==> flow/design.v <==
    `timescale 1ns / 1ps
    module chip8_cpu (
        input wire clk,
        input wire reset,
        input wire [7:0] mem_data_in,
        input wire [15:0] key_pressed,
        output reg mem_read,
        output reg [11:0] mem_addr_out,
        output reg [7:0] mem_data_out,
        output reg mem_write
    );
        reg [11:0]    pc;
        reg [11:0]    I;
        reg [7:0]     V[0:15];
        reg [15:0]    opcode;
        reg [3:0]     state;
        reg [3:0]     pc_data;
        reg [11:0]    stack[0:15];
        reg [7:0]     opcode_fh;
        reg [7:0]     opcode_sh;
        reg [7:0]     delay_timer,sound_timer; 
        reg [20:0]    one_hz;
        reg [3:0]     i;
        reg [15:0]    lfsr;       
        reg [1:0]     bcd_step;   
        wire [7:0]    vx = V[opcode[11:8]];
        wire [7:0]    vy = V[opcode[7:4]];
        wire [8:0]    add_xy = {1'b0, vx} + {1'b0, vy};
        wire [7:0]    bcd_h = vx / 8'd100;
        wire [7:0]    bcd_t = (vx / 8'd10) % 8'd10;
        wire [7:0]    bcd_o = vx % 8'd10;
        reg  [3:0]    key_idx;
        integer       k;
        always @(*) begin
            key_idx = 4'd0;
            for (k = 15; k >= 0; k = k - 1)
                if (key_pressed[k]) key_idx = k[3:0];
        end
        localparam FETCH1 = 0;
        localparam FETCH1_WAIT = 1;
        localparam FETCH2 = 2;
        localparam FETCH2_WAIT = 3;
        localparam LASTFETCH = 4;
        localparam EXECUTE = 5;
        localparam LASTFETCH_WAIT = 6;
        localparam STORE = 7;
        localparam RETRIEVE = 8;
        localparam RETRIEVE_WAIT = 9;
        localparam RETRIEVE_WAIT2 = 10;
        localparam BCD = 11;
        localparam KEYWAIT = 12;
        always @(posedge clk or posedge reset) begin
            if(reset) begin
                pc <= 12'h200;
                state <= FETCH1;
                opcode <= 0;
                I <= 12'd0;
                opcode_fh <= 0;
                opcode_sh <= 0;
                mem_read <= 0;
                mem_write <= 0;
                delay_timer <= 0;
                pc_data <= 0;
                one_hz <= 0;
                sound_timer <= 0;
                lfsr <= 16'hACE1;
                bcd_step <= 0;
            end else begin
                if (one_hz == 833333) begin  
                    one_hz <= 0;
                    if (delay_timer > 0)
                        delay_timer <= delay_timer - 1;
                    if (sound_timer > 0)
                        sound_timer <= sound_timer - 1;
                end else begin
                    one_hz <= one_hz + 1;
                end
                mem_read <= 0;
                mem_write <= 0;
            case(state)
                FETCH1: begin
                    mem_addr_out <= pc;
                    mem_read <= 1;
                    state <= FETCH1_WAIT;
                end
                FETCH1_WAIT: begin
                    state <= FETCH2;
                end
                FETCH2: begin
                    opcode_fh <= mem_data_in;
                    mem_addr_out <= pc + 1;
                    mem_read <= 1;
                    state <= FETCH2_WAIT;
                end
                FETCH2_WAIT: begin
                    state <= LASTFETCH;
                end
                LASTFETCH: begin
                    opcode_sh <= mem_data_in;
                    state <= LASTFETCH_WAIT;
                end 
                LASTFETCH_WAIT: begin
                    opcode <= {opcode_fh, opcode_sh};
                    state <= EXECUTE;
                end
                EXECUTE: begin
                    pc <= pc + 2;
                    state <= FETCH1;
                    case(opcode[15:12])                     
                        4'h6: begin
                            V[opcode[11:8]] <= opcode[7:0];
                        end
                        4'h7: begin
                            V[opcode[11:8]] <= V[opcode[11:8]] + opcode[7:0];
                        end
                        4'h1: begin
                            pc <= opcode[11:0];
                        end 
                        4'h2: begin
                            stack[pc_data] <= pc + 2;
                            pc <= opcode[11:0];
                            pc_data <= pc_data + 1;
                        end
                        4'h9: begin
                            if (vx != vy)
                                pc <= pc + 4;
                        end
                        4'h5: begin
                            if (vx == vy)
                                pc <= pc + 4;
                        end
                        4'h3: begin
                            if (vx == opcode[7:0])
                                pc <= pc + 4;
                        end
                        4'h4: begin
                            if (vx != opcode[7:0])
                                pc <= pc + 4;
                        end
                        4'h8: begin
                            case(opcode[3:0])
                                4'h0: V[opcode[11:8]] <= vy;
                                4'h1: V[opcode[11:8]] <= vx | vy;
                                4'h2: V[opcode[11:8]] <= vx & vy;
                                4'h3: V[opcode[11:8]] <= vx ^ vy;
                                4'h4: begin
                                    V[opcode[11:8]] <= add_xy[7:0];
                                    V[15] <= {7'd0, add_xy[8]};
                                end
                                4'h5: begin
                                    V[opcode[11:8]] <= vx - vy;
                                    V[15] <= {7'd0, vx >= vy};
                                end
                                4'h6: begin
                                    V[opcode[11:8]] <= vx >> 1;
                                    V[15] <= {7'd0, vx[0]};
                                end 
                                4'h7: begin
                                    V[opcode[11:8]] <= vy - vx;
                                    V[15] <= {7'd0, vy >= vx};
                                end
                                4'hE: begin
                                    V[opcode[11:8]] <= vx << 1;
                                    V[15] <= {7'd0, vx[7]};
                                end
                                default: ;
                            endcase
                        end
                        4'hA: begin 
                            I <= opcode[11:0];
                        end
                        4'hB: begin
                            pc <= opcode[11:0] + {4'd0, V[0]};
                        end
                        4'hC: begin
                            V[opcode[11:8]] <= opcode[7:0] & lfsr[7:0];
                            lfsr <= {lfsr[14:0], lfsr[15] ^ lfsr[13] ^ lfsr[12] ^ lfsr[10]};
                        end
                        4'hE: begin
                            case(opcode[7:0])
                                8'h9E: begin
                                    if (key_pressed[vx[3:0]])
                                        pc <= pc + 4;
                                end
                                8'hA1: begin
                                    if (key_pressed[vx[3:0]] != 1)
                                        pc <= pc + 4;
                                end
                                default: ;
                            endcase        
                        end    
                        4'hF: begin
                            case(opcode[7:0])
                                8'h07: begin
                                    V[opcode[11:8]] <= delay_timer;
                                end
                                8'h0A: begin
                                    pc <= pc;
                                    state <= KEYWAIT;
                                end
                                8'h15: begin
                                    delay_timer <= V[opcode[11:8]];
                                end
                                8'h18: begin
                                    sound_timer <= V[opcode[11:8]];
                                end
                                8'h1E: begin
                                    I <= I + V[opcode[11:8]];
                                end
                                8'h29: begin
                                    I <= {8'd0, vx[3:0]} * 12'd5;
                                end
                                8'h33: begin
                                    pc <= pc;
                                    bcd_step <= 0;
                                    state <= BCD;
                                end
                                8'h55: begin
                                    pc <= pc;
                                    i <= 0;
                                    state <= STORE;
                                end
                                8'h65: begin
                                    pc <= pc;
                                    i <= 0;
                                    state <= RETRIEVE;
                                end 
                                default: ;
                            endcase
                        end
                        4'hD: begin    
                        end
                        4'h0: begin
                            if (opcode[11:0] == 12'h0EE) begin
                                pc <= stack[pc_data - 1];
                                pc_data <= pc_data - 1;
                            end
                        end
                        default: ;
                    endcase 
                end
                STORE: begin 
                    mem_addr_out <= I + i;
                    mem_data_out <= V[i];
                    mem_write <= 1;
                    if (i == opcode[11:8]) begin
                        pc <= pc + 2;
                        state <= FETCH1;
                    end else begin
                        i <= i+1;
                        state <= STORE;
                    end
                end
                RETRIEVE: begin
                    mem_addr_out <= I + i;
                    mem_read <= 1;
                    state <= RETRIEVE_WAIT;
                end
                RETRIEVE_WAIT: begin
                    state <= RETRIEVE_WAIT2;
                end
                RETRIEVE_WAIT2: begin
                  V[i] <= mem_data_in;
                  if (i == opcode[11:8]) begin
                      pc <= pc + 2;
                      state <= FETCH1;
                  end else begin
                      i <= i + 1;
                      state <= RETRIEVE;
                  end
                end
                BCD: begin
                    mem_addr_out <= I + bcd_step;
                    mem_data_out <= (bcd_step == 0) ? bcd_h : (bcd_step == 1) ? bcd_t : bcd_o;
                    mem_write <= 1;
                    if (bcd_step == 2) begin
                        pc <= pc + 2;
                        state <= FETCH1;
                    end else begin
                        bcd_step <= bcd_step + 1;
                    end
                end
                KEYWAIT: begin
                    if (key_pressed != 16'd0) begin
                        V[opcode[11:8]] <= {4'd0, key_idx};
                        pc <= pc + 2;
                        state <= FETCH1;
                    end
                end
                default: state <= FETCH1;
            endcase
          end
        end
    endmodule
# Step by step through the tools: chip8_cpu
# What the tools print for chip8_cpu, step after step.
# Line numbers count from 1 in the design file above.
# Operators carry their Yosys type and port widths (W data, S select, Z words).
# Not given: n/a
# setup
design	chip8_cpu
clk_port	clk
cell_library	sky130hd
lib_corner	tt_025C_1v80

# Word-level counts
# Counts by Yosys on the flattened word-level netlist (proc, flatten, opt, wreduce). Print and check cells are left out.
# op_classes
equal	377
compare	3
reduce_logical	66
shift	1
n_div	4
mux	385
n_mul	1
n_logic	8
add_sub_neg	17
# op_table
op	count
$mux W8	279
$pmux W8 S9	16
$pmux W8 S5	16
$ne A4 B4 Y1 const B	139
$pmux W8 S3	16
$pmux W8 S16	3
$reduce_and A21 Y1	15
$eq A4 B4 Y1 const B	53
$ne A3 B3 Y1 const B	67
$pmux W12 S16	1
$mux W12	11
$eq A4 B3 Y1 const B	32
$pmux W12 S9	1
$pmux W12 S4	2
$mux W4	24
$ne A2 B2 Y1 const B	40
$pmux W12 S2	3
$reduce_and A4 Y1	17
$eq A4 B2 Y1 const B	16
$mod A8 B4 Y8 const B	2
$div A8 B7 Y8 const B	1
$pmux W4 S13	1
$eq A4 B1 Y1 const B	8
$logic_not A4 Y1	8
$div A8 B4 Y8 const B	1
$add A12 B8 Y12	2
$add A21 B1 Y21 const B	1
$eq A21 B20 Y1 const B	1
# Not listed: further kinds 57, cells in them 86.
# word_totals
clocked_rd_ports_x_width	0
romBits	0
ram_bits	0
latchBits	0
in_bits	26
memories	0
regBits	457

# Longest topological paths
# Yosys ltp: most cells in a row. Word level: on the elaborated netlist, between registers, memories and ports. Mapped: between sequential cells and ports; inverters and the memories' decode and read muxes count.
# depth
word_depth	19
abc_area	0
depth_mapped	59
mapped_depth_nobuf	56

# After synthesis
# Yosys stat after the flow's synthesis: flattened, memories mapped to cells. It holds for the ABC_AREA given above (unset counts as 0); a run with the other value may have another netlist.
# types
type	count	type_area_um2
sky130_fd_sc_hd__edfxtp_1	344	1.03E+04
sky130_fd_sc_hd__dfrtp_1	112	2.8E+03
sky130_fd_sc_hd__ha_1	112	1.4E+03
sky130_fd_sc_hd__nand2_1	252	945.907
sky130_fd_sc_hd__o21ai_0	180	900.864
sky130_fd_sc_hd__nor2_1	209	784.502
sky130_fd_sc_hd__a21oi_1	145	725.696
sky130_fd_sc_hd__xnor2_1	72	630.605
sky130_fd_sc_hd__mux2_2	53	596.822
sky130_fd_sc_hd__a22oi_1	76	570.547
sky130_fd_sc_hd__a221oi_1	63	551.779
sky130_fd_sc_hd__mux2i_1	49	490.47
sky130_fd_sc_hd__clkbuf_1	124	465.446
sky130_fd_sc_hd__nand3_1	87	435.418
sky130_fd_sc_hd__a22o_1	45	394.128
sky130_fd_sc_hd__xor2_1	45	394.128
sky130_fd_sc_hd__inv_1	87	326.563
sky130_fd_sc_hd__dfstp_2	10	262.752
# Other cell types: 90; their cells: 673.
# mapped
buf_cells	170
mapped_cells	2738
ff_cells	466
mapped_area_um2	28250.8
seq_area_um2	13395.3

# Timing after synthesis
# Path of least setup slack by OpenSTA after synthesis, without wires, with an ideal clock, recovery checks aside; 20% of the period is set as input and as output delay. Where synthesis merged equal registers, the netlist keeps one of their names.
# synth_path
path_type	register to register
startpoint	reg opcode[8]
endpoint	reg mem_data_out[2]
setup_time_ps	261
setup_slack_ps	801
clock_period_ps	12000
driving_pins	55
delay_ps	11199
t_first_pin_ps	0
required_ps	11739
arrival_ps	10938
period_less_setup_slack_ps	11199
# "delay_ps" = arrival - input delay + setup time.
# "driving_pins" counts driving pins, that of a launching flip-flop among them; a cell with two outputs on the path counts twice.
# "period_less_setup_slack_ps" is the clock period less the worst setup slack; recovery checks do not enter. This is arithmetic on one report: input and output delays are still those of the set period (20% each).
# The rows between start and end are the longest chain of elaborated cells between them; the timing report does not say that the signal goes this way. Where chains are equally long, one stands for them.
# Each line given opens the expression or statement behind the cell; cells for indexed reads and writes are added by Yosys, which also makes memories of some case tables.
# synth_via
path_cell_list	sky130_fd_sc_hd__dfrtp_1 sky130_fd_sc_hd__buf_4 sky130_fd_sc_hd__nand2_1 sky130_fd_sc_hd__nor3_1 sky130_fd_sc_hd__or4_1 sky130_fd_sc_hd__o32a_4 sky130_fd_sc_hd__buf_2 sky130_fd_sc_hd__ha_1 sky130_fd_sc_hd__nand3_1 sky130_fd_sc_hd__nor4b_2 sky130_fd_sc_hd__a21oi_2 sky130_fd_sc_hd__mux2i_4 sky130_fd_sc_hd__ha_1 sky130_fd_sc_hd__o21ai_0 sky130_fd_sc_hd__a21oi_1 sky130_fd_sc_hd__mux2i_1 sky130_fd_sc_hd__ha_1 sky130_fd_sc_hd__o21a_1 [19 not listed] sky130_fd_sc_hd__a31o_2 sky130_fd_sc_hd__o31ai_2 sky130_fd_sc_hd__xnor2_1 sky130_fd_sc_hd__mux2_2 sky130_fd_sc_hd__ha_1 sky130_fd_sc_hd__nand2_1 sky130_fd_sc_hd__nor3b_1 sky130_fd_sc_hd__mux2i_1 sky130_fd_sc_hd__nor2b_1 sky130_fd_sc_hd__o311a_1 sky130_fd_sc_hd__a211o_1 sky130_fd_sc_hd__nor4_4 sky130_fd_sc_hd__or3_1 sky130_fd_sc_hd__nand2_1 sky130_fd_sc_hd__inv_2 sky130_fd_sc_hd__ha_1 sky130_fd_sc_hd__a21o_1 sky130_fd_sc_hd__a221o_1
elab_chain_len	7
# synth_lines
item	line	source
start, declared	15	reg [15:0]    opcode;
start, assigned	56	opcode <= 0;
start, assigned	103	opcode <= {opcode_fh, opcode_sh};
$eq A4 B4 Y1	26	wire [7:0]    vx = V[opcode[11:8]];
$pmux W8 S16	26
$div A8 B4 Y8	30	wire [7:0]    bcd_t = (vx / 8'd10) % 8'd10;
$mod A8 B4 Y8	30
$mux W8 x2	274	mem_data_out <= (bcd_step == 0) ? bcd_h : (bcd_step == 1) ? bcd_t : bcd_o;
$pmux W8 S2	80	case(state)
end, assigned	244	mem_data_out <= V[i];
end, assigned	274
end, declared	9	output reg [7:0] mem_data_out,

# Timing after layout
# Path of least setup slack in the final report of job 1 (OpenROAD, finished layout, wires in). Where an end is a register, its clock arrival counts in the times.
# The path's times are printed in steps of 10 ps; the period is the one set.
# layout_path
path_type	register to register
startpoint	reg opcode[9]
endpoint	reg mem_data_out[2]
setup_slack_ps	1010
setup_time_ps	240
clock_period_ps	17500
t_first_pin_ps	640
required_ps	17890
driving_pins	54
arrival_ps	16880
# The rows between start and end are the longest chain of elaborated cells between them; the timing report does not say that the signal goes this way. Where chains are equally long, one stands for them.
# layout_via
path_cell_list	sky130_fd_sc_hd__dfrtp_2 sky130_fd_sc_hd__inv_1 sky130_fd_sc_hd__a22o_1 sky130_fd_sc_hd__a221oi_1 sky130_fd_sc_hd__o31ai_4 sky130_fd_sc_hd__buf_4 sky130_fd_sc_hd__ha_1 sky130_fd_sc_hd__nand3_1 sky130_fd_sc_hd__nor4b_2 sky130_fd_sc_hd__a21o_1 sky130_fd_sc_hd__nor2_1 sky130_fd_sc_hd__ha_1 sky130_fd_sc_hd__o21a_1 sky130_fd_sc_hd__o21ai_0 sky130_fd_sc_hd__a21oi_1 sky130_fd_sc_hd__mux2i_1 sky130_fd_sc_hd__ha_1 sky130_fd_sc_hd__o21a_1 [18 not listed] sky130_fd_sc_hd__o21ai_0 sky130_fd_sc_hd__nor2_1 sky130_fd_sc_hd__mux2_2 sky130_fd_sc_hd__ha_1 sky130_fd_sc_hd__nand2_1 sky130_fd_sc_hd__nor3b_1 sky130_fd_sc_hd__a21oi_1 sky130_fd_sc_hd__o22ai_1 sky130_fd_sc_hd__nand2_1 sky130_fd_sc_hd__o2111ai_1 sky130_fd_sc_hd__a211o_1 sky130_fd_sc_hd__nor4_4 sky130_fd_sc_hd__or3_1 sky130_fd_sc_hd__nand2_1 sky130_fd_sc_hd__inv_2 sky130_fd_sc_hd__ha_1 sky130_fd_sc_hd__a21o_1 sky130_fd_sc_hd__a221o_1
elab_chain_len	7
# layout_lines
item	line	source
start, declared	15	reg [15:0]    opcode;
start, assigned	56	opcode <= 0;
start, assigned	103	opcode <= {opcode_fh, opcode_sh};
$eq A4 B4 Y1	26	wire [7:0]    vx = V[opcode[11:8]];
$pmux W8 S16	26
$div A8 B4 Y8	30	wire [7:0]    bcd_t = (vx / 8'd10) % 8'd10;
$mod A8 B4 Y8	30
$mux W8 x2	274	mem_data_out <= (bcd_step == 0) ? bcd_h : (bcd_step == 1) ? bcd_t : bcd_o;
$pmux W8 S2	80	case(state)
end, assigned	244	mem_data_out <= V[i];
end, assigned	274
end, declared	9	output reg [7:0] mem_data_out,

# Flow measurements of chip8_cpu on sky130hd: 5 stored runs with different settings, listed in no order. Input and output delays are each 20% of the period that was set; the output load is 0.01 pF.
# By "final_power_uw" is meant OpenSTA's value without simulated activity: inputs other than the clock are taken to toggle once in ten clock periods, and the tool carries that through the logic.
# Settings: - = not set for that run.
# Results: - = not shown.
run name	ABC_AREA	CELL_PAD_IN_SITES_DETAIL_PLACEMENT	CELL_PAD_IN_SITES_GLOBAL_PLACEMENT	CORE_ASPECT_RATIO	CORE_MARGIN	CORE_UTILIZATION	CTS_CLUSTER_DIAMETER	GPL_ROUTABILITY_DRIVEN	GPL_TIMING_DRIVEN	HOLD_SLACK_MARGIN	MAX_ROUTING_LAYER	MIN_ROUTING_LAYER	period_ns	CAP_MARGIN	SLEW_MARGIN	CTS_CLUSTER_SIZE	PLACE_DENSITY_LB_ADDON	TNS_END_PERCENT	synthArea_um2	die_um2	final_setup_ws_ps	final_power_uw	utilization_pct	timing.hold.ws_ps
job 1	0	2	1	0.62	3	49	329	1	1	0.01	met5	met1	17.5	20	20	-	-	-	28250.8	60654.5	1010	3702	55.9	357
job 2	-	-	3	-	2	58	-	1	1	-	met5	met2	10.1	20	5	45	0.2	-	-	-	-	-	-	-
job 3	0	-	-	-	3	19	-	1	-	-	-	-	8.58	10	20	-	0.25	-	28250.8	153351.0	-1558	7276	24.0	352
job 4	-	-	-	-	2	15	-	-	-	-	-	-	11.7	20	20	-	-	-	28250.8	191826.0	663	5011	18.1	319
job 5	-	-	1	-	2	30	-	0	-	-	-	-	12.0	40	20	84	-	35	28250.8	96640.2	581	5157	35.4	298
# Job 2: not finished: placement ended with error FLW-0024
